==> flow/design.v <==
module fa(
input a,input b,input ci, output s, output co
);
reg s_out,c_out;
always @(*)
begin
s_out=a^b^ci;
c_out=a&b|a&ci|b&ci;
end
assign s=s_out;
assign co=c_out;
endmodule
module add17bit_2sComp(
   input 		     [16:0]		A,
	input 		     [16:0]		B,
	input 		         		ci,
	output		     [16:0]		calculate_out
);
wire [16:0] s;
wire [16:0] co;
fa fa0(A[0],B[0],ci,s[0],co[0]);
fa fa1(A[1],B[1],co[0],s[1],co[1]);
fa fa2(A[2],B[2],co[1],s[2],co[2]);
fa fa3(A[3],B[3],co[2],s[3],co[3]);
fa fa4(A[4],B[4],co[3],s[4],co[4]);
fa fa5(A[5],B[5],co[4],s[5],co[5]);
fa fa6(A[6],B[6],co[5],s[6],co[6]);
fa fa7(A[7],B[7],co[6],s[7],co[7]);
fa fa8(A[8],B[8],co[7],s[8],co[8]);
fa fa9(A[9],B[9],co[8],s[9],co[9]);
fa fa10(A[10],B[10],co[9],s[10],co[10]);
fa fa11(A[11],B[11],co[10],s[11],co[11]);
fa fa12(A[12],B[12],co[11],s[12],co[12]);
fa fa13(A[13],B[13],co[12],s[13],co[13]);
fa fa14(A[14],B[14],co[13],s[14],co[14]);
fa fa15(A[15],B[15],co[14],s[15],co[15]);
fa fa16(A[16],B[16],co[15],s[16],co[16]);
assign calculate_out[16:0]=s;
endmodule 
module add20bit_2sComp(
   input 		     [19:0]		A,
	input 		     [19:0]		B,
	input 		         		ci,
	output		     [19:0]		calculate_out
);
wire [19:0] s;
wire [19:0] co;
fa fa0(A[0],B[0],ci,s[0],co[0]);
fa fa1(A[1],B[1],co[0],s[1],co[1]);
fa fa2(A[2],B[2],co[1],s[2],co[2]);
fa fa3(A[3],B[3],co[2],s[3],co[3]);
fa fa4(A[4],B[4],co[3],s[4],co[4]);
fa fa5(A[5],B[5],co[4],s[5],co[5]);
fa fa6(A[6],B[6],co[5],s[6],co[6]);
fa fa7(A[7],B[7],co[6],s[7],co[7]);
fa fa8(A[8],B[8],co[7],s[8],co[8]);
fa fa9(A[9],B[9],co[8],s[9],co[9]);
fa fa10(A[10],B[10],co[9],s[10],co[10]);
fa fa11(A[11],B[11],co[10],s[11],co[11]);
fa fa12(A[12],B[12],co[11],s[12],co[12]);
fa fa13(A[13],B[13],co[12],s[13],co[13]);
fa fa14(A[14],B[14],co[13],s[14],co[14]);
fa fa15(A[15],B[15],co[14],s[15],co[15]);
fa fa16(A[16],B[16],co[15],s[16],co[16]);
fa fa17(A[17],B[17],co[16],s[17],co[17]);
fa fa18(A[18],B[18],co[17],s[18],co[18]);
fa fa19(A[19],B[19],co[18],s[19],co[19]);
assign calculate_out[19:0]=s;
endmodule 
module bin2bcd
(
	input wire [9:0] bin,
	output wire [3:0] bcd2,bcd1,bcd0,
	output reg neg
);
reg [9:0] abs_bin, rem, ones;
reg [3:0] tens, honds;
always @ (*) begin
	if (bin[9] == 1'b1) 
		begin
		abs_bin = (~bin) + 10'b00_0000_0001;
		neg = 1'b1;
		end
	else 
		begin
		abs_bin = bin;
		neg = 1'b0;
		end
	if (abs_bin >= 10'd500)
		begin
		honds = 4'h5;
		rem = abs_bin - 10'd500; 
		end 
	else if (abs_bin >= 10'd400 && abs_bin < 10'd500)
	   begin
		honds = 4'h4;
		rem = abs_bin - 10'd400;
		end
	else if (abs_bin >= 10'd300 && abs_bin < 10'd400)
	   begin
		honds = 4'h3;
		rem = abs_bin - 10'd300;
		end
	else if (abs_bin >= 10'd200 && abs_bin < 10'd300)
	   begin
		honds = 4'h2;
		rem = abs_bin - 10'd200;
		end
	else if (abs_bin >= 10'd100 && abs_bin < 10'd200)
	   begin
		honds = 4'h1;
		rem = abs_bin - 10'd100;
		end
	else 
	   begin
		honds = 4'h0;
		rem = abs_bin;
		end
	if (rem >= 10'd090)
		begin
		tens = 4'h9;
		ones = rem - 10'd090;
		end
	else if (rem >= 10'd080 && rem < 10'd090)
		begin
		tens = 4'h8;
		ones = rem - 10'd080;
		end
	else if (rem >= 10'd070 && rem < 10'd080)
		begin
		tens = 4'h7;
		ones = rem - 10'd070;
		end
	else if (rem >= 10'd060 && rem < 10'd070)
		begin
		tens = 4'h6;
		ones = rem - 10'd060;
		end
	else if (rem >= 10'd050 && rem < 10'd060)
		begin
		tens = 4'h5;
		ones = rem - 10'd050;
		end
	else if (rem >= 10'd040 && rem < 10'd050)
		begin
		tens = 4'h4;
		ones = rem - 10'd040;
		end
	else if (rem >= 10'd030 && rem < 10'd040)
		begin
		tens = 4'h3;
		ones = rem - 10'd030;
		end
	else if (rem >= 10'd020 && rem < 10'd030)
		begin
		tens = 4'h2;
		ones = rem - 10'd020;
		end
	else if (rem >= 10'd010 && rem < 10'd020)
		begin
		tens = 4'h1;
		ones = rem - 10'd010;
		end
	else 
		begin
		tens = 4'h0;
		ones = rem;
		end
end
assign bcd0 = ones [3:0];
assign bcd1 = tens;
assign bcd2 = honds;
endmodule 
module edge_detection ( 
input clock, 
input input_signal, 
output reg rising_transition
);
reg n; 
wire rising_transition_c;
assign rising_transition_c = ~n & input_signal;
always @(posedge clock) begin 
n                 <= input_signal; 
rising_transition <= rising_transition_c; 
end
endmodule
module cal(
input clk,
input [1:0] KEY,
input [6:2] SW,
input [15:0] smooth_out,
output [1:0] LEDR,
output reg nothing,
output reg [9:0] BCD_in
);
reg enable1;
reg enable2;
reg state_c, state;
reg [15:0] operand1, operand2;
wire [16:0] num1, num2, num3, num4;
wire [16:0] calculate_out1, calculate_out2;
wire load, reset;
wire reset_edge, load_edge;
assign reset = ~KEY[0];
assign load = ~KEY[1];
edge_detection my_edge1(.clock(clk),.input_signal(reset),.rising_transition(reset_edge));
edge_detection my_edge2(.clock(clk),.input_signal(load),.rising_transition(load_edge));
reg [1:0] LED;
assign LEDR[1:0] = LED[1:0];
always @ (*) begin
state_c = state;
LED = 2'b01;
enable1 = 1'b0;
enable2 = 1'b0;
case (state)
1'b0:begin LED = 2'b01; if (load_edge == 1'b1) begin state_c = 1'b1; enable1 = 1'b1; end end
1'b1:begin LED = 2'b10; if (load_edge == 1'b1) begin state_c = 1'b0; enable2 = 1'b1; end end
endcase
if (reset_edge == 1'b1) begin
state_c = 1'b0;
LED = 2'b01;
end
end
always @ (posedge clk) begin
	state <= state_c;
	if (enable1 == 1'b1) begin
		operand1 <= smooth_out;
	end
	if (enable2 == 1'b1) begin
		operand2 <= smooth_out;
   end
end
parameter smooth = 5'b00_001;
parameter operand_1 = 5'b00_010;
parameter operand_2 = 5'b00_100;
parameter add = 5'b01_000;
parameter sub = 5'b10_000;
assign num1 = {operand1[15],operand1};
assign num2 = {operand2[15],operand2};
assign num3 = {operand1[15],operand1};
assign num4 = ~({operand2[15],operand2});
always @ (*) begin
	case (SW[6:2])
	smooth: begin
		BCD_in = smooth_out[9:0];
		nothing = 1'b0;
	end
	operand_1: begin
		BCD_in = operand1[9:0];
		nothing = 1'b0;
	end
	operand_2: begin
		BCD_in = operand2[9:0];
		nothing = 1'b0;
	end
	add: begin
		BCD_in = calculate_out1[9:0];
		nothing = 1'b0;
	end
	sub: begin
		BCD_in = calculate_out2[9:0];
		nothing = 1'b0;
	end
	default: begin
		BCD_in = 10'd0;
		nothing = 1'b1;
	end
	endcase
end
add17bit_2sComp my_add(.A(num1), .B(num2), .ci(1'b0), .calculate_out(calculate_out1));
add17bit_2sComp my_sub(.A(num3), .B(num4), .ci(1'b1), .calculate_out(calculate_out2));
endmodule 
module seg7(
	output		     [7:0]		HEX0,
	output		     [7:0]		HEX1,
	output		     [7:0]		HEX2,
	output		     [7:0]		HEX3,
	output		     [7:0]		HEX4,
	output		     [7:0]		HEX5,
	input                      clk,
	input                      rst,
	input                      nothing,
   input 		     [11:0]		display,
	input                      neg
);
  reg [31:0] out; 
  reg [12:0] count, count_c;  
always @(count or rst) begin
		count_c = count + 13'd1;
		if (count == 13'd4400) begin
		count_c = 13'd0;
		end
		if (rst == 1'b1) begin
		count_c = 13'd0;
		end
end
always @ (posedge clk) begin
	count <= count_c;
end
always @(*) begin
	 case (display [3:0])  
	 4'b0000: begin 
	 out [7:0] = 8'b11000000; 
	 end 
	 4'b0001: begin 
	 out [7:0] = 8'b11111001; 
	 end 
	 4'b0010: begin 
	 out [7:0] = 8'b10100100; 
	 end 
	 4'b0011: begin 
	 out [7:0] = 8'b10110000; 
	 end 
	 4'b0100: begin 
	 out [7:0] = 8'b10011001; 
	 end 
	 4'b0101: begin 
	 out [7:0]= 8'b10010010; 
	 end 
	 4'b0110: begin 
	 out [7:0]= 8'b10000010; 
	 end 
	 4'b0111: begin 
	 out [7:0]= 8'b11111000; 
	 end
	 4'b1000: begin 
	 out [7:0]= 8'b10000000; 
	 end 
	 4'b1001: begin 
	 out [7:0]= 8'b10010000; 
	 end 
	 4'b1010: begin 
	 out [7:0]= 8'b10001000; 
	 end 
	 4'b1011: begin 
	 out [7:0]= 8'b10000011; 
	 end
	 4'b1100: begin 
	 out [7:0]= 8'b11000110; 
	 end 
	 4'b1101: begin 
	 out [7:0]= 8'b10100001; 
	 end 
	 4'b1110: begin 
	 out [7:0]= 8'b10000110; 
	 end 
	 4'b1111: begin 
	 out [7:0]= 8'b10001110; 
	 end
	 default: begin 
	 out [7:0]= 8'b11111111; 
	 end 
	 endcase 
	 case (display [7:4])  
	 4'b0000: begin 
	 out [15:8]= 8'b11000000; 
	 end 
	 4'b0001: begin 
	 out [15:8]= 8'b11111001; 
	 end 
	 4'b0010: begin 
	 out [15:8]= 8'b10100100; 
	 end 
	 4'b0011: begin 
	 out [15:8]= 8'b10110000; 
	 end 
	 4'b0100: begin 
	 out [15:8]= 8'b10011001; 
	 end 
	 4'b0101: begin 
	 out [15:8]= 8'b10010010; 
	 end 
	 4'b0110: begin 
	 out [15:8]= 8'b10000010; 
	 end 
	 4'b0111: begin 
	 out [15:8]= 8'b11111000; 
	 end
	 4'b1000: begin 
	 out [15:8]= 8'b10000000; 
	 end 
	 4'b1001: begin 
	 out [15:8]= 8'b10010000; 
	 end 
	 4'b1010: begin 
	 out [15:8]= 8'b10001000; 
	 end 
	 4'b1011: begin 
	 out [15:8]= 8'b10000011; 
	 end
	 4'b1100: begin 
	 out [15:8]= 8'b11000110; 
	 end 
	 4'b1101: begin 
	 out [15:8]= 8'b10100001; 
	 end 
	 4'b1110: begin 
	 out [15:8]= 8'b10000110; 
	 end 
	 4'b1111: begin 
	 out [15:8]= 8'b10001110; 
	 end
	 default: begin 
	 out [15:8]= 8'b11111111; 
	 end 
	 endcase 
	 case (display [11:8])  
	 4'b0000: begin 
	 out [23:16]= 8'b11000000; 
	 end 
	 4'b0001: begin 
	 out [23:16]= 8'b11111001; 
	 end 
	 4'b0010: begin 
	 out [23:16]= 8'b10100100; 
	 end 
	 4'b0011: begin 
	 out [23:16]= 8'b10110000; 
	 end 
	 4'b0100: begin 
	 out [23:16]= 8'b10011001; 
	 end 
	 4'b0101: begin 
	 out [23:16]= 8'b10010010; 
	 end 
	 4'b0110: begin 
	 out [23:16]= 8'b10000010; 
	 end 
	 4'b0111: begin 
	 out [23:16]= 8'b11111000; 
	 end
	 4'b1000: begin 
	 out [23:16]= 8'b10000000; 
	 end 
	 4'b1001: begin 
	 out [23:16]= 8'b10010000; 
	 end 
	 4'b1010: begin 
	 out [23:16]= 8'b10001000; 
	 end 
	 4'b1011: begin 
	 out [23:16]= 8'b10000011; 
	 end
	 4'b1100: begin 
	 out [23:16]= 8'b11000110; 
	 end 
	 4'b1101: begin 
	 out [23:16]= 8'b10100001; 
	 end 
	 4'b1110: begin 
	 out [23:16]= 8'b10000110; 
	 end 
	 4'b1111: begin 
	 out [23:16]= 8'b10001110; 
	 end
	 default: begin 
	 out [23:16]= 8'b11111111; 
	 end 
	 endcase 
	 case (neg)
	 1'b1: begin
	 out [31:24]= 8'b10111111;
	 end
	 default: begin 
	 out [31:24]= 8'b11111111; 
	 end 
	 endcase
    if (nothing == 1'b1) begin 
	 if (count <= 13'd2200) begin
	 out [7:0] = 8'b1011_1111;
	 out[15:8] = 8'b1011_1111;
	 out[23:16] = 8'b1011_1111; 
	 out[31:24] = 8'b1011_1111;
	 end 
	 else begin
	 out [7:0] = 8'b1111_1111;
	 out[15:8] = 8'b1111_1111;
	 out[23:16] = 8'b1111_1111; 
	 out[31:24] = 8'b1111_1111;
	 end
	 end
 end 
assign HEX0[7:0]=out[7:0];
assign HEX1[7:0]=out[15:8];
assign HEX2[7:0]=out[23:16];
assign HEX3[7:0]=out[31:24];
assign HEX4[7:0]= 8'b11111111;
assign HEX5[7:0]= 8'b11111111;
endmodule
module smooth_filter(
input clk,
input reset,
input [15:0] in,
input [1:0] SW,
output [15:0] out
);
reg [6:0] count, count_c;
wire en;
always @(reset or count) begin
	if (reset == 1'b1) begin
		count_c = 7'd0;
	end
	else begin
		count_c = count + 7'd1;
	end
end
assign en = (count == 7'd99);
reg [15:0] r1, r2, r3, r4, r5, r6, r7, r8, r9, r10, r11, r12, r13, r14, r15, r16;
always @ (posedge clk) begin
	count <= count_c;
	if (en == 1'b1) begin
		r1 <= in;
		r2 <= r1;
		r3 <= r2;
		r4 <= r3;
		r5 <= r4;
		r6 <= r5;
		r7 <= r6;
		r8 <= r7;
		r9 <= r8;
		r10 <= r9;
		r11 <= r10;
		r12 <= r11;
		r13 <= r12;
		r14 <= r13;
		r15 <= r14;
		r16 <= r15;
	end
end
reg [19:0] sum;
wire [19:0] num1, num2, num3, num4, num5, num6, num7, num8;
wire [19:0] num9, num10, num11, num12, num13, num14, num15, num16;
wire ci=1'b0;
wire [19:0] calculate_out1, calculate_out2, calculate_out3, calculate_out4,
            calculate_out5, calculate_out6, calculate_out7, calculate_out8,
				calculate_out9, calculate_out10, calculate_out11, calculate_out12,
				calculate_out13, calculate_out14, calculate_out15;
assign num1 = {{4{r1[15]}},r1};
assign num2 = {{4{r2[15]}},r2};
assign num3 = {{4{r3[15]}},r3};
assign num4 = {{4{r4[15]}},r4};
assign num5 = {{4{r5[15]}},r5};
assign num6 = {{4{r6[15]}},r6};
assign num7 = {{4{r7[15]}},r7};
assign num8 = {{4{r8[15]}},r8};
assign num9 = {{4{r9[15]}},r9};
assign num10 = {{4{r10[15]}},r10};
assign num11 = {{4{r11[15]}},r11};
assign num12 = {{4{r12[15]}},r12};
assign num13 = {{4{r13[15]}},r13};
assign num14 = {{4{r14[15]}},r14};
assign num15 = {{4{r15[15]}},r15};
assign num16 = {{4{r16[15]}},r16};
always @(*) begin
	sum = num1;
	case (SW[1:0]) 
	2'b00:begin 
		sum = num1;
	end
	2'b01:begin
		sum = calculate_out1;
		sum = sum >> 1; 
	end
	2'b10:begin
		sum = calculate_out3;
		sum = sum >> 2;  
	end
	2'b11:begin
		sum = calculate_out15;
		sum = sum >> 4;  
	end
	endcase 
end
assign out = sum[15:0];
add20bit_2sComp my_adder1 (.A(num1),.B(num2),.ci(ci),.calculate_out(calculate_out1));
add20bit_2sComp my_adder2 (.A(calculate_out1),.B(num3),.ci(ci),.calculate_out(calculate_out2));
add20bit_2sComp my_adder3(.A(calculate_out2),.B(num4),.ci(ci),.calculate_out(calculate_out3));
add20bit_2sComp my_adder4(.A(calculate_out3),.B(num5),.ci(ci),.calculate_out(calculate_out4));
add20bit_2sComp my_adder5 (.A(calculate_out4),.B(num6),.ci(ci),.calculate_out(calculate_out5));
add20bit_2sComp my_adder6(.A(calculate_out5),.B(num7),.ci(ci),.calculate_out(calculate_out6));
add20bit_2sComp my_adder7(.A(calculate_out6),.B(num8),.ci(ci),.calculate_out(calculate_out7));
add20bit_2sComp my_adder8 (.A(calculate_out7),.B(num9),.ci(ci),.calculate_out(calculate_out8));
add20bit_2sComp my_adder9(.A(calculate_out8),.B(num10),.ci(ci),.calculate_out(calculate_out9));
add20bit_2sComp my_adder10(.A(calculate_out9),.B(num11),.ci(ci),.calculate_out(calculate_out10));
add20bit_2sComp my_adder11(.A(calculate_out10),.B(num12),.ci(ci),.calculate_out(calculate_out11));
add20bit_2sComp my_adder12(.A(calculate_out11),.B(num13),.ci(ci),.calculate_out(calculate_out12));
add20bit_2sComp my_adder13(.A(calculate_out12),.B(num14),.ci(ci),.calculate_out(calculate_out13));
add20bit_2sComp my_adder14(.A(calculate_out13),.B(num15),.ci(ci),.calculate_out(calculate_out14));
add20bit_2sComp my_adder15(.A(calculate_out14),.B(num16),.ci(ci),.calculate_out(calculate_out15));
endmodule 
module calc_top (
   input              clk,
   input              rst,
   input      [15:0]  data_x,
   input      [1:0]   KEY,
   input      [6:0]   SW,
   output     [7:0]   HEX0,
   output     [7:0]   HEX1,
   output     [7:0]   HEX2,
   output     [7:0]   HEX3,
   output     [7:0]   HEX4,
   output     [7:0]   HEX5,
   output     [1:0]   LEDR
   );
wire [3:0] bcd2, bcd1, bcd0;
wire neg;
wire [15:0] smooth_out;
wire nothing;
wire [9:0] BCD_in;
smooth_filter my_filter (.clk(clk), .reset(rst), .in(data_x[15:0]), .SW(SW[1:0]), .out(smooth_out));
cal my_cal (.clk(clk), .KEY(KEY), .SW(SW[6:2]), .smooth_out(smooth_out), .LEDR(LEDR[1:0]), .nothing(nothing), .BCD_in(BCD_in));
bin2bcd my_bin2bcd (.bin(BCD_in), .bcd2(bcd2), .bcd1(bcd1), .bcd0(bcd0), .neg(neg));
seg7 my_seg7 (.HEX0(HEX0), .HEX1(HEX1), .HEX2(HEX2), .HEX3(HEX3), .HEX4(HEX4), .HEX5(HEX5), .clk(clk), .rst(rst), .nothing(nothing), .display({bcd2, bcd1, bcd0}), .neg(neg));
endmodule
# Reports on calc_top
# Module calc_top before and after one edit of its RTL, step after step.
# "orig" refers to lines of the RTL above, "edited" to lines of the edited file.
# "diff": "edited" minus "orig" as printed here. "rel_change_pct": 100 x difference / "orig".
# The mark -- stands for no value.
[inputs]
design = "calc_top"
clk_port = "clk"
cell_library = "sky130hd"
corner = "tt_025C_1v80"

# The edit
# The edit as a unified diff against the file above.
# The edit is scripted: it alters the design's behaviour and was not made to optimise anything.
# begin of diff
@@ -538,5 +538,7 @@
 assign num1 = {{4{r1[15]}},r1};
 assign num2 = {{4{r2[15]}},r2};
-assign num3 = {{4{r3[15]}},r3};
+reg [19:0] num3_q;
+always @(posedge clk) num3_q <= {{4{r3[15]}},r3};
+assign num3 = num3_q;
 assign num4 = {{4{r4[15]}},r4};
 assign num5 = {{4{r5[15]}},r5};
# end of diff

# After elaboration
# Source: Yosys, flattened and elaborated, memories not mapped. Widths are those after wreduce. Registers that Yosys merges into a memory's read port (data or address) are not register bits. Print and check cells do not count.
# Yosys's memory passes give these memory sizes; they may raise the number of words (mostly to a power of two), join words into wider ones and drop unused or constant bits.
[word_totals]
columns = ["element", "orig", "edited", "diff", "rel_change_pct"]
rows = [
  ["word_cells", 1584, 1585, 1, 0.06],
  ["register_bits", 301, 317, 16, 5.32],
  ["mem_bits_ro", 336, 336, 0, 0.00],
  ["memories", 3, 3, 0, 0.00],
  ["output_inout_bits", 50, 50, 0, 0.00],
]
[classes]
columns = ["element", "orig", "edited", "diff", "rel_change_pct"]
rows = [
  ["mux", 42, 42, 0, 0.00],
  ["bitwise", 1445, 1445, 0, 0.00],
  ["equal", 10, 10, 0, 0.00],
  ["n_cmp", 27, 27, 0, 0.00],
  ["reduce_logical", 15, 15, 0, 0.00],
  ["addsub", 17, 17, 0, 0.00],
]
[mem_list]
columns = ["element", "orig", "edited"]
rows = [
  ["mem_shapes", "16 x 7 bit 1R0W; 16 x 7 bit 1R0W; 16 x 7 bit 1R0W", "16 x 7 bit 1R0W; 16 x 7 bit 1R0W; 16 x 7 bit 1R0W"],
]
# Unchanged operator kinds not shown: 50.

# Longest topological paths
# Yosys ltp: most cells in a row. Word level: on the elaborated netlist, between registers, memories and ports. Mapped: between sequential cells and ports; inverters and the memories' decode and read muxes count.
[logic_depth]
columns = ["element", "orig", "edited", "diff", "rel_change_pct"]
rows = [
  ["depth_word", 89, 89, 0, 0.00],
  ["ABC_AREA", "0", "0", "--", "--"],
  ["depth_mapped", 65, 65, 0, 0.00],
  ["depth_no_buf", 64, 64, 0, 0.00],
]

# Synthesis result
# The flow's flattened synthesis, as Yosys stat reports it; memories are mapped. The netlist is that of the ABC_AREA named above (0 if unset); the other value can give another one.
[by_type]
columns = ["cell", "orig", "edited", "diff", "rel_change_pct"]
rows = [
  ["sky130_fd_sc_hd__nand2_1", 52, 72, 20, 38.46],
  ["sky130_fd_sc_hd__dfxtp_1", 25, 39, 14, 56.00],
  ["sky130_fd_sc_hd__inv_1", 125, 113, -12, -9.60],
  ["sky130_fd_sc_hd__nand2b_1", 15, 3, -12, -80.00],
  ["sky130_fd_sc_hd__a21oi_1", 36, 44, 8, 22.22],
  ["sky130_fd_sc_hd__and3_1", 21, 15, -6, -28.57],
  ["sky130_fd_sc_hd__a211oi_1", 15, 21, 6, 40.00],
  ["sky130_fd_sc_hd__nor3_1", 23, 28, 5, 21.74],
  ["sky130_fd_sc_hd__and2_1", 6, 11, 5, 83.33],
  ["sky130_fd_sc_hd__a221oi_1", 0, 5, 5, "--"],
  ["sky130_fd_sc_hd__o41ai_1", 0, 5, 5, "--"],
  ["sky130_fd_sc_hd__o21ai_0", 23, 19, -4, -17.39],
  ["sky130_fd_sc_hd__nand4_1", 16, 12, -4, -25.00],
  ["sky130_fd_sc_hd__clkbuf_1", 14, 18, 4, 28.57],
  ["sky130_fd_sc_hd__o31ai_1", 11, 7, -4, -36.36],
  ["sky130_fd_sc_hd__buf_6", 4, 0, -4, -100.00],
  ["sky130_fd_sc_hd__inv_2", 2, 6, 4, 200.00],
  ["sky130_fd_sc_hd__a41o_1", 1, 5, 4, 400.00],
]
# Unchanged cell types not shown: 19.
# Not every row of either side is listed.
[synth_totals]
columns = ["element", "orig", "edited", "diff", "rel_change_pct"]
rows = [
  ["mapped_cells", 1298, 1343, 45, 3.47],
  ["sequential_area_um2", 7827.5, 8107.8, 280.3, 3.58],
  ["synth_area_um2", 17624.4, 18074.8, 450.4, 2.56],
  ["ffs", 269, 283, 14, 5.20],
]
# The figures by module come from a second, unflattened synthesis with its own total; it is not the netlist above.
[hier_totals]
columns = ["element", "orig", "edited", "diff", "rel_change_pct"]
rows = [
  ["hier_cells", 1309, 1325, 16, 1.22],
  ["hier_area_um2", 20827.5, 21147.8, 320.3, 1.54],
]
# Each row is one instance without its submodules.
[by_module_orig]
columns = ["mod", "cells", "area_um2", "n_inst", "mod_seq_area_um2"]
rows = [
  ["smooth_filter", 306, 8383.0, 1, 7827.5],
  ["fa", 1, 20.0, 334, 0.0],
  ["bin2bcd", 295, 2169.6, 1, 0.0],
  ["cal", 153, 1785.5, 1, 980.9],
  ["seg7", 215, 1695.4, 1, 260.2],
  ["edge_detection", 3, 53.8, 2, 40.0],
  ["add17bit_2sComp", 0, 0.0, 2, 0.0],
  ["add20bit_2sComp", 0, 0.0, 15, 0.0],
  ["calc_top", 0, 0.0, 1, 0.0],
]
[by_module_edited]
columns = ["mod", "cells", "area_um2", "n_inst", "mod_seq_area_um2"]
rows = [
  ["smooth_filter", 322, 8703.3, 1, 8147.8],
  ["fa", 1, 20.0, 334, 0.0],
  ["bin2bcd", 295, 2169.6, 1, 0.0],
  ["cal", 153, 1785.5, 1, 980.9],
  ["seg7", 215, 1695.4, 1, 260.2],
  ["edge_detection", 3, 53.8, 2, 40.0],
  ["add17bit_2sComp", 0, 0.0, 2, 0.0],
  ["add20bit_2sComp", 0, 0.0, 15, 0.0],
  ["calc_top", 0, 0.0, 1, 0.0],
]

# Path before layout
# OpenSTA on the mapped netlist: ideal clock, no wires. The path of least setup slack (recovery checks aside). Input and output delay are each 20% of the period. Register names are those of the netlist, which keeps one name where synthesis merged equal registers.
[synth_path]
columns = ["element", "orig", "edited", "diff", "rel_change_pct"]
rows = [
  ["path_type", "register to output", "register to output", "--", "--"],
  ["start", "register my_filter.r1[0]", "register my_filter.r1[0]", "--", "--"],
  ["end", "output HEX0[0]", "output HEX0[0]", "--", "--"],
  ["t_required_ns", 22.400, 22.400, 0.000, 0.00],
  ["delay_ns", 19.827, 19.448, -0.379, -1.91],
  ["slack_ns", 2.573, 2.952, 0.379, "--"],
  ["launch_ns", 0.000, 0.000, 0.000, "--"],
  ["arrival_ns", 19.827, 19.448, -0.379, -1.91],
  ["tclk_ns", 28.0, 28.0, 0.0, 0.00],
  ["out_delay_ns", 5.600, 5.600, 0.000, 0.00],
  ["stages", 58, 59, 1, 1.72],
  ["period_less_setup_slack_ns", 25.427, 25.048, -0.379, -1.49],
]
# "delay_ns" is the arrival time less input delay plus setup time.
# At an output port there is no setup time.
# "stages" counts driving pins, that of a launching flip-flop among them; a cell with two outputs on the path counts twice.
# "period_less_setup_slack_ns" = period - worst setup slack (recovery checks aside). The figure is calculated, with input and output delays left at 20% of the set period.
# The rows between start and end are the longest chain of elaborated cells between them; the timing report does not say that the signal goes this way. Where chains are equally long, one stands for them.
# Each line given opens the expression or statement behind the cell; cells for indexed reads and writes are added by Yosys, which also makes memories of some case tables.
# A memory read counts as a cell of the chain, while the word-level depth stops at memories.
[synth_between_orig]
path_cell_list = "sky130_fd_sc_hd__edfxtp_1 -> sky130_fd_sc_hd__ha_1 -> sky130_fd_sc_hd__inv_1 -> sky130_fd_sc_hd__fa_1 -> sky130_fd_sc_hd__fa_1 -> sky130_fd_sc_hd__fa_1 -> sky130_fd_sc_hd__fa_1 -> sky130_fd_sc_hd__fa_1 -> sky130_fd_sc_hd__fa_1 -> sky130_fd_sc_hd__fa_1 -> sky130_fd_sc_hd__fa_1 -> sky130_fd_sc_hd__fa_1 -> sky130_fd_sc_hd__fa_1 -> sky130_fd_sc_hd__fa_1 -> sky130_fd_sc_hd__inv_1 -> sky130_fd_sc_hd__fa_1 -> sky130_fd_sc_hd__fa_1 -> sky130_fd_sc_hd__fa_1 -> [... 22 more ...] -> sky130_fd_sc_hd__o311ai_1 -> sky130_fd_sc_hd__a211oi_1 -> sky130_fd_sc_hd__o21ai_0 -> sky130_fd_sc_hd__nand2_1 -> sky130_fd_sc_hd__xnor2_1 -> sky130_fd_sc_hd__inv_1 -> sky130_fd_sc_hd__ha_1 -> sky130_fd_sc_hd__a21oi_1 -> sky130_fd_sc_hd__inv_1 -> sky130_fd_sc_hd__a31o_2 -> sky130_fd_sc_hd__a21oi_1 -> sky130_fd_sc_hd__o21ai_0 -> sky130_fd_sc_hd__a211oi_2 -> sky130_fd_sc_hd__xnor2_1 -> sky130_fd_sc_hd__inv_1 -> sky130_fd_sc_hd__ha_1 -> sky130_fd_sc_hd__or4_1 -> sky130_fd_sc_hd__o311a_1"
elab_chain_cells = 91
cells_between = 1361
[synth_lines_orig]
columns = ["element", "line", "rtl"]
rows = [
  ["start, declared", 508, "reg [15:0] r1, r2, r3, r4, r5, r6, r7, r8, r9, r10, r11, r12, r13, r14, r15, r16;"],
  ["start, assigned", 512, "r1 <= in;"],
  ["AND 1 bit (2 in a row)", 8, "c_out=a&b|a&ci|b&ci;"],
  ["OR 1 bit (2 in a row)", 8, ""],
  ["AND 1 bit", 8, ""],
  ["OR 1 bit (2 in a row)", 8, ""],
  ["AND 1 bit", 8, ""],
  ["OR 1 bit (2 in a row)", 8, ""],
  ["AND 1 bit", 8, ""],
  ["[... 73 more ...]", "--", ""],
  ["2-to-1 mux 4 bit", 139, "else if (rem >= 10'd050 && rem < 10'd060)"],
  ["2-to-1 mux 4 bit", 134, "else if (rem >= 10'd060 && rem < 10'd070)"],
  ["2-to-1 mux 4 bit", 129, "else if (rem >= 10'd070 && rem < 10'd080)"],
  ["2-to-1 mux 4 bit", 124, "else if (rem >= 10'd080 && rem < 10'd090)"],
  ["2-to-1 mux 4 bit", 119, "if (rem >= 10'd090)"],
  ["memory (16 x 7 bit)", 301, "case (display [3:0])"],
  ["2-to-1 mux 32 bit", 468, "if (nothing == 1'b1) begin"],
  ["end, declared", 597, "output     [7:0]   HEX0,"],
]
[synth_between_edited]
path_cell_list = "sky130_fd_sc_hd__edfxtp_1 -> sky130_fd_sc_hd__ha_1 -> sky130_fd_sc_hd__inv_1 -> sky130_fd_sc_hd__fa_1 -> sky130_fd_sc_hd__fa_1 -> sky130_fd_sc_hd__fa_1 -> sky130_fd_sc_hd__fa_1 -> sky130_fd_sc_hd__fa_1 -> sky130_fd_sc_hd__fa_1 -> sky130_fd_sc_hd__fa_1 -> sky130_fd_sc_hd__fa_1 -> sky130_fd_sc_hd__fa_1 -> sky130_fd_sc_hd__fa_1 -> sky130_fd_sc_hd__fa_1 -> sky130_fd_sc_hd__inv_1 -> sky130_fd_sc_hd__fa_1 -> sky130_fd_sc_hd__fa_1 -> sky130_fd_sc_hd__fa_1 -> [... 23 more ...] -> sky130_fd_sc_hd__nand4_1 -> sky130_fd_sc_hd__a31oi_1 -> sky130_fd_sc_hd__nand2_1 -> sky130_fd_sc_hd__nand2_1 -> sky130_fd_sc_hd__a21oi_1 -> sky130_fd_sc_hd__xnor2_1 -> sky130_fd_sc_hd__inv_1 -> sky130_fd_sc_hd__ha_1 -> sky130_fd_sc_hd__a21boi_0 -> sky130_fd_sc_hd__nor2_1 -> sky130_fd_sc_hd__a41oi_1 -> sky130_fd_sc_hd__o21a_1 -> sky130_fd_sc_hd__o21ai_0 -> sky130_fd_sc_hd__nor3_1 -> sky130_fd_sc_hd__a211oi_2 -> sky130_fd_sc_hd__ha_1 -> sky130_fd_sc_hd__or4_1 -> sky130_fd_sc_hd__and4b_1"
elab_chain_cells = 91
cells_between = 1361
[synth_lines_edited]
columns = ["element", "line", "rtl"]
rows = [
  ["start, declared", 508, "reg [15:0] r1, r2, r3, r4, r5, r6, r7, r8, r9, r10, r11, r12, r13, r14, r15, r16;"],
  ["start, assigned", 512, "r1 <= in;"],
  ["AND 1 bit (2 in a row)", 8, "c_out=a&b|a&ci|b&ci;"],
  ["OR 1 bit (2 in a row)", 8, ""],
  ["AND 1 bit", 8, ""],
  ["OR 1 bit (2 in a row)", 8, ""],
  ["AND 1 bit", 8, ""],
  ["OR 1 bit (2 in a row)", 8, ""],
  ["AND 1 bit", 8, ""],
  ["[... 73 more ...]", "--", ""],
  ["2-to-1 mux 4 bit", 139, "else if (rem >= 10'd050 && rem < 10'd060)"],
  ["2-to-1 mux 4 bit", 134, "else if (rem >= 10'd060 && rem < 10'd070)"],
  ["2-to-1 mux 4 bit", 129, "else if (rem >= 10'd070 && rem < 10'd080)"],
  ["2-to-1 mux 4 bit", 124, "else if (rem >= 10'd080 && rem < 10'd090)"],
  ["2-to-1 mux 4 bit", 119, "if (rem >= 10'd090)"],
  ["memory (16 x 7 bit)", 301, "case (display [3:0])"],
  ["2-to-1 mux 32 bit", 468, "if (nothing == 1'b1) begin"],
  ["end, declared", 599, "output     [7:0]   HEX0,"],
]

# Worst path after layout
# From the final timing report of each run of pair 1: the path of least setup slack in the routed layout; clock arrival at registers is part of the times.
[layout_path]
columns = ["element", "orig", "edited", "diff", "rel_change_pct"]
rows = [
  ["path_type", "register to output", "register to output", "--", "--"],
  ["start", "register my_filter.r1[0]", "register my_filter.r1[0]", "--", "--"],
  ["end", "output HEX0[6]", "output HEX0[0]", "--", "--"],
  ["slack_ns", 0.89, 0.91, 0.02, "--"],
  ["t_required_ns", 21.76, 21.76, 0.00, 0.00],
  ["stages", 63, 56, -7, -11.11],
  ["arrival_ns", 20.87, 20.85, -0.02, -0.10],
  ["launch_ns", 0.57, 0.57, 0.00, 0.00],
  ["out_delay_ns", 5.44, 5.44, 0.00, 0.00],
  ["tclk_ns", 27.2, 27.2, 0.0, 0.00],
]
# The rows between start and end are the longest chain of elaborated cells between them; the timing report does not say that the signal goes this way. Where chains are equally long, one stands for them.
# A memory read counts as a cell of the chain, while the word-level depth stops at memories.
[layout_between_orig]
path_cell_list = "sky130_fd_sc_hd__edfxtp_1 -> sky130_fd_sc_hd__ha_1 -> sky130_fd_sc_hd__inv_1 -> sky130_fd_sc_hd__fa_1 -> sky130_fd_sc_hd__fa_1 -> sky130_fd_sc_hd__fa_1 -> sky130_fd_sc_hd__fa_1 -> sky130_fd_sc_hd__fa_1 -> sky130_fd_sc_hd__fa_1 -> sky130_fd_sc_hd__fa_1 -> sky130_fd_sc_hd__fa_1 -> sky130_fd_sc_hd__fa_1 -> sky130_fd_sc_hd__fa_1 -> sky130_fd_sc_hd__inv_1 -> sky130_fd_sc_hd__fa_1 -> sky130_fd_sc_hd__fa_1 -> sky130_fd_sc_hd__fa_2 -> sky130_fd_sc_hd__fa_1 -> [... 27 more ...] -> sky130_fd_sc_hd__o21ai_1 -> sky130_fd_sc_hd__nand2_1 -> sky130_fd_sc_hd__xnor2_2 -> sky130_fd_sc_hd__buf_4 -> sky130_fd_sc_hd__ha_1 -> sky130_fd_sc_hd__inv_1 -> sky130_fd_sc_hd__nor2_1 -> sky130_fd_sc_hd__buf_4 -> sky130_fd_sc_hd__nor4_2 -> sky130_fd_sc_hd__buf_4 -> sky130_fd_sc_hd__o21bai_1 -> sky130_fd_sc_hd__a2111oi_2 -> sky130_fd_sc_hd__o31a_1 -> sky130_fd_sc_hd__or2_1 -> sky130_fd_sc_hd__buf_4 -> sky130_fd_sc_hd__nor2_1 -> sky130_fd_sc_hd__a211o_1 -> sky130_fd_sc_hd__clkdlybuf4s50_1"
elab_chain_cells = 91
cells_between = 1361
[layout_lines_orig]
columns = ["element", "line", "rtl"]
rows = [
  ["start, declared", 508, "reg [15:0] r1, r2, r3, r4, r5, r6, r7, r8, r9, r10, r11, r12, r13, r14, r15, r16;"],
  ["start, assigned", 512, "r1 <= in;"],
  ["AND 1 bit (2 in a row)", 8, "c_out=a&b|a&ci|b&ci;"],
  ["OR 1 bit (2 in a row)", 8, ""],
  ["AND 1 bit", 8, ""],
  ["OR 1 bit (2 in a row)", 8, ""],
  ["AND 1 bit", 8, ""],
  ["OR 1 bit (2 in a row)", 8, ""],
  ["AND 1 bit", 8, ""],
  ["[... 73 more ...]", "--", ""],
  ["2-to-1 mux 4 bit", 139, "else if (rem >= 10'd050 && rem < 10'd060)"],
  ["2-to-1 mux 4 bit", 134, "else if (rem >= 10'd060 && rem < 10'd070)"],
  ["2-to-1 mux 4 bit", 129, "else if (rem >= 10'd070 && rem < 10'd080)"],
  ["2-to-1 mux 4 bit", 124, "else if (rem >= 10'd080 && rem < 10'd090)"],
  ["2-to-1 mux 4 bit", 119, "if (rem >= 10'd090)"],
  ["memory (16 x 7 bit)", 301, "case (display [3:0])"],
  ["2-to-1 mux 32 bit", 468, "if (nothing == 1'b1) begin"],
  ["end, declared", 597, "output     [7:0]   HEX0,"],
]
[layout_between_edited]
path_cell_list = "sky130_fd_sc_hd__edfxtp_1 -> sky130_fd_sc_hd__ha_1 -> sky130_fd_sc_hd__inv_1 -> sky130_fd_sc_hd__fa_1 -> sky130_fd_sc_hd__fa_1 -> sky130_fd_sc_hd__fa_1 -> sky130_fd_sc_hd__fa_1 -> sky130_fd_sc_hd__fa_1 -> sky130_fd_sc_hd__fa_1 -> sky130_fd_sc_hd__fa_1 -> sky130_fd_sc_hd__fa_1 -> sky130_fd_sc_hd__fa_1 -> sky130_fd_sc_hd__fa_1 -> sky130_fd_sc_hd__inv_1 -> sky130_fd_sc_hd__fa_1 -> sky130_fd_sc_hd__fa_1 -> sky130_fd_sc_hd__fa_2 -> sky130_fd_sc_hd__fa_1 -> [... 20 more ...] -> sky130_fd_sc_hd__nor3_1 -> sky130_fd_sc_hd__o31ai_1 -> sky130_fd_sc_hd__a32oi_2 -> sky130_fd_sc_hd__nand2_4 -> sky130_fd_sc_hd__buf_4 -> sky130_fd_sc_hd__ha_2 -> sky130_fd_sc_hd__nor2_1 -> sky130_fd_sc_hd__a41oi_1 -> sky130_fd_sc_hd__buf_4 -> sky130_fd_sc_hd__nor4_4 -> sky130_fd_sc_hd__a31oi_1 -> sky130_fd_sc_hd__o221ai_1 -> sky130_fd_sc_hd__o211ai_1 -> sky130_fd_sc_hd__buf_4 -> sky130_fd_sc_hd__and2_1 -> sky130_fd_sc_hd__or4_1 -> sky130_fd_sc_hd__and4b_1 -> sky130_fd_sc_hd__clkdlybuf4s50_1"
elab_chain_cells = 91
cells_between = 1361
[layout_lines_edited]
columns = ["element", "line", "rtl"]
rows = [
  ["start, declared", 508, "reg [15:0] r1, r2, r3, r4, r5, r6, r7, r8, r9, r10, r11, r12, r13, r14, r15, r16;"],
  ["start, assigned", 512, "r1 <= in;"],
  ["AND 1 bit (2 in a row)", 8, "c_out=a&b|a&ci|b&ci;"],
  ["OR 1 bit (2 in a row)", 8, ""],
  ["AND 1 bit", 8, ""],
  ["OR 1 bit (2 in a row)", 8, ""],
  ["AND 1 bit", 8, ""],
  ["OR 1 bit (2 in a row)", 8, ""],
  ["AND 1 bit", 8, ""],
  ["[... 73 more ...]", "--", ""],
  ["2-to-1 mux 4 bit", 139, "else if (rem >= 10'd050 && rem < 10'd060)"],
  ["2-to-1 mux 4 bit", 134, "else if (rem >= 10'd060 && rem < 10'd070)"],
  ["2-to-1 mux 4 bit", 129, "else if (rem >= 10'd070 && rem < 10'd080)"],
  ["2-to-1 mux 4 bit", 124, "else if (rem >= 10'd080 && rem < 10'd090)"],
  ["2-to-1 mux 4 bit", 119, "if (rem >= 10'd090)"],
  ["memory (16 x 7 bit)", 301, "case (display [3:0])"],
  ["2-to-1 mux 32 bit", 468, "if (nothing == 1'b1) begin"],
  ["end, declared", 599, "output     [7:0]   HEX0,"],
]

# Measured runs
# Both versions went through the flow (Yosys, OpenROAD) with the same settings in each pair. Constraints: input delay and output delay 20% of the set period each, output load 0.01 pF.
[settings_pair_1]
CORE_UTILIZATION = 40
period_ns = 27.2
CAP_MARGIN = 20
CORE_MARGIN = 2
SLEW_MARGIN = 20
[results_pair_1]
columns = ["element", "orig", "edited", "diff", "rel_change_pct"]
rows = [
  ["tns_setup_ns", 0.000, 0.000, 0.000, "--"],
  ["hold_worst_slack_ns", 0.381, 0.351, -0.030, "--"],
  ["die_area_um2", 45755.3, 46902.6, 1147.3, 2.51],
  ["final_setup_ws_ns", 0.892, 0.910, 0.018, "--"],
  ["synthesis_area_um2", 17624.4, 18074.8, 450.4, 2.56],
  ["design_power_mw", 1.145, 1.175, 0.030, 2.62],
  ["layout_stdcell_area_um2", 20216.9, 20601.0, 384.1, 1.90],
  ["utilization_frac", 0.467, 0.464, -0.003, "--"],
  ["achieved_clock_period_ns", 26.308, 26.290, -0.018, -0.07],
]
[settings_pair_2]
ABC_AREA = 0
CAP_MARGIN = 40
CELL_PAD_IN_SITES_DETAIL_PLACEMENT = 2
CORE_MARGIN = 8
CORE_UTILIZATION = 22
CTS_CLUSTER_SIZE = 59
GPL_ROUTABILITY_DRIVEN = 0
MAX_ROUTING_LAYER = "met4"
PLACE_DENSITY_LB_ADDON = 0.24
SLEW_MARGIN = 40
period_ns = 39.2
[results_pair_2]
columns = ["element", "orig", "edited", "diff", "rel_change_pct"]
rows = [
  ["tns_setup_ns", 0.000, 0.000, 0.000, "--"],
  ["hold_worst_slack_ns", 0.384, 0.370, -0.014, "--"],
  ["die_area_um2", 89424.9, 91584.9, 2160.0, 2.42],
  ["final_setup_ws_ns", 7.988, 8.591, 0.603, "--"],
  ["synthesis_area_um2", 17624.4, 18074.8, 450.4, 2.56],
  ["design_power_mw", 0.7681, 0.8128, 0.0447, 5.82],
  ["layout_stdcell_area_um2", 20265.7, 20815.0, 549.3, 2.71],
  ["utilization_frac", 0.254, 0.255, 0.001, "--"],
  ["achieved_clock_period_ns", 31.212, 30.609, -0.603, -1.93],
]
# "achieved_clock_period_ns" is the run's clock period less its worst setup slack. It is reckoned from that one timing run; input and output delays stay at 20% of the period that was set.
# "design_power_mw" rests on the timing tool's default activity at the inputs, not on a simulated workload.
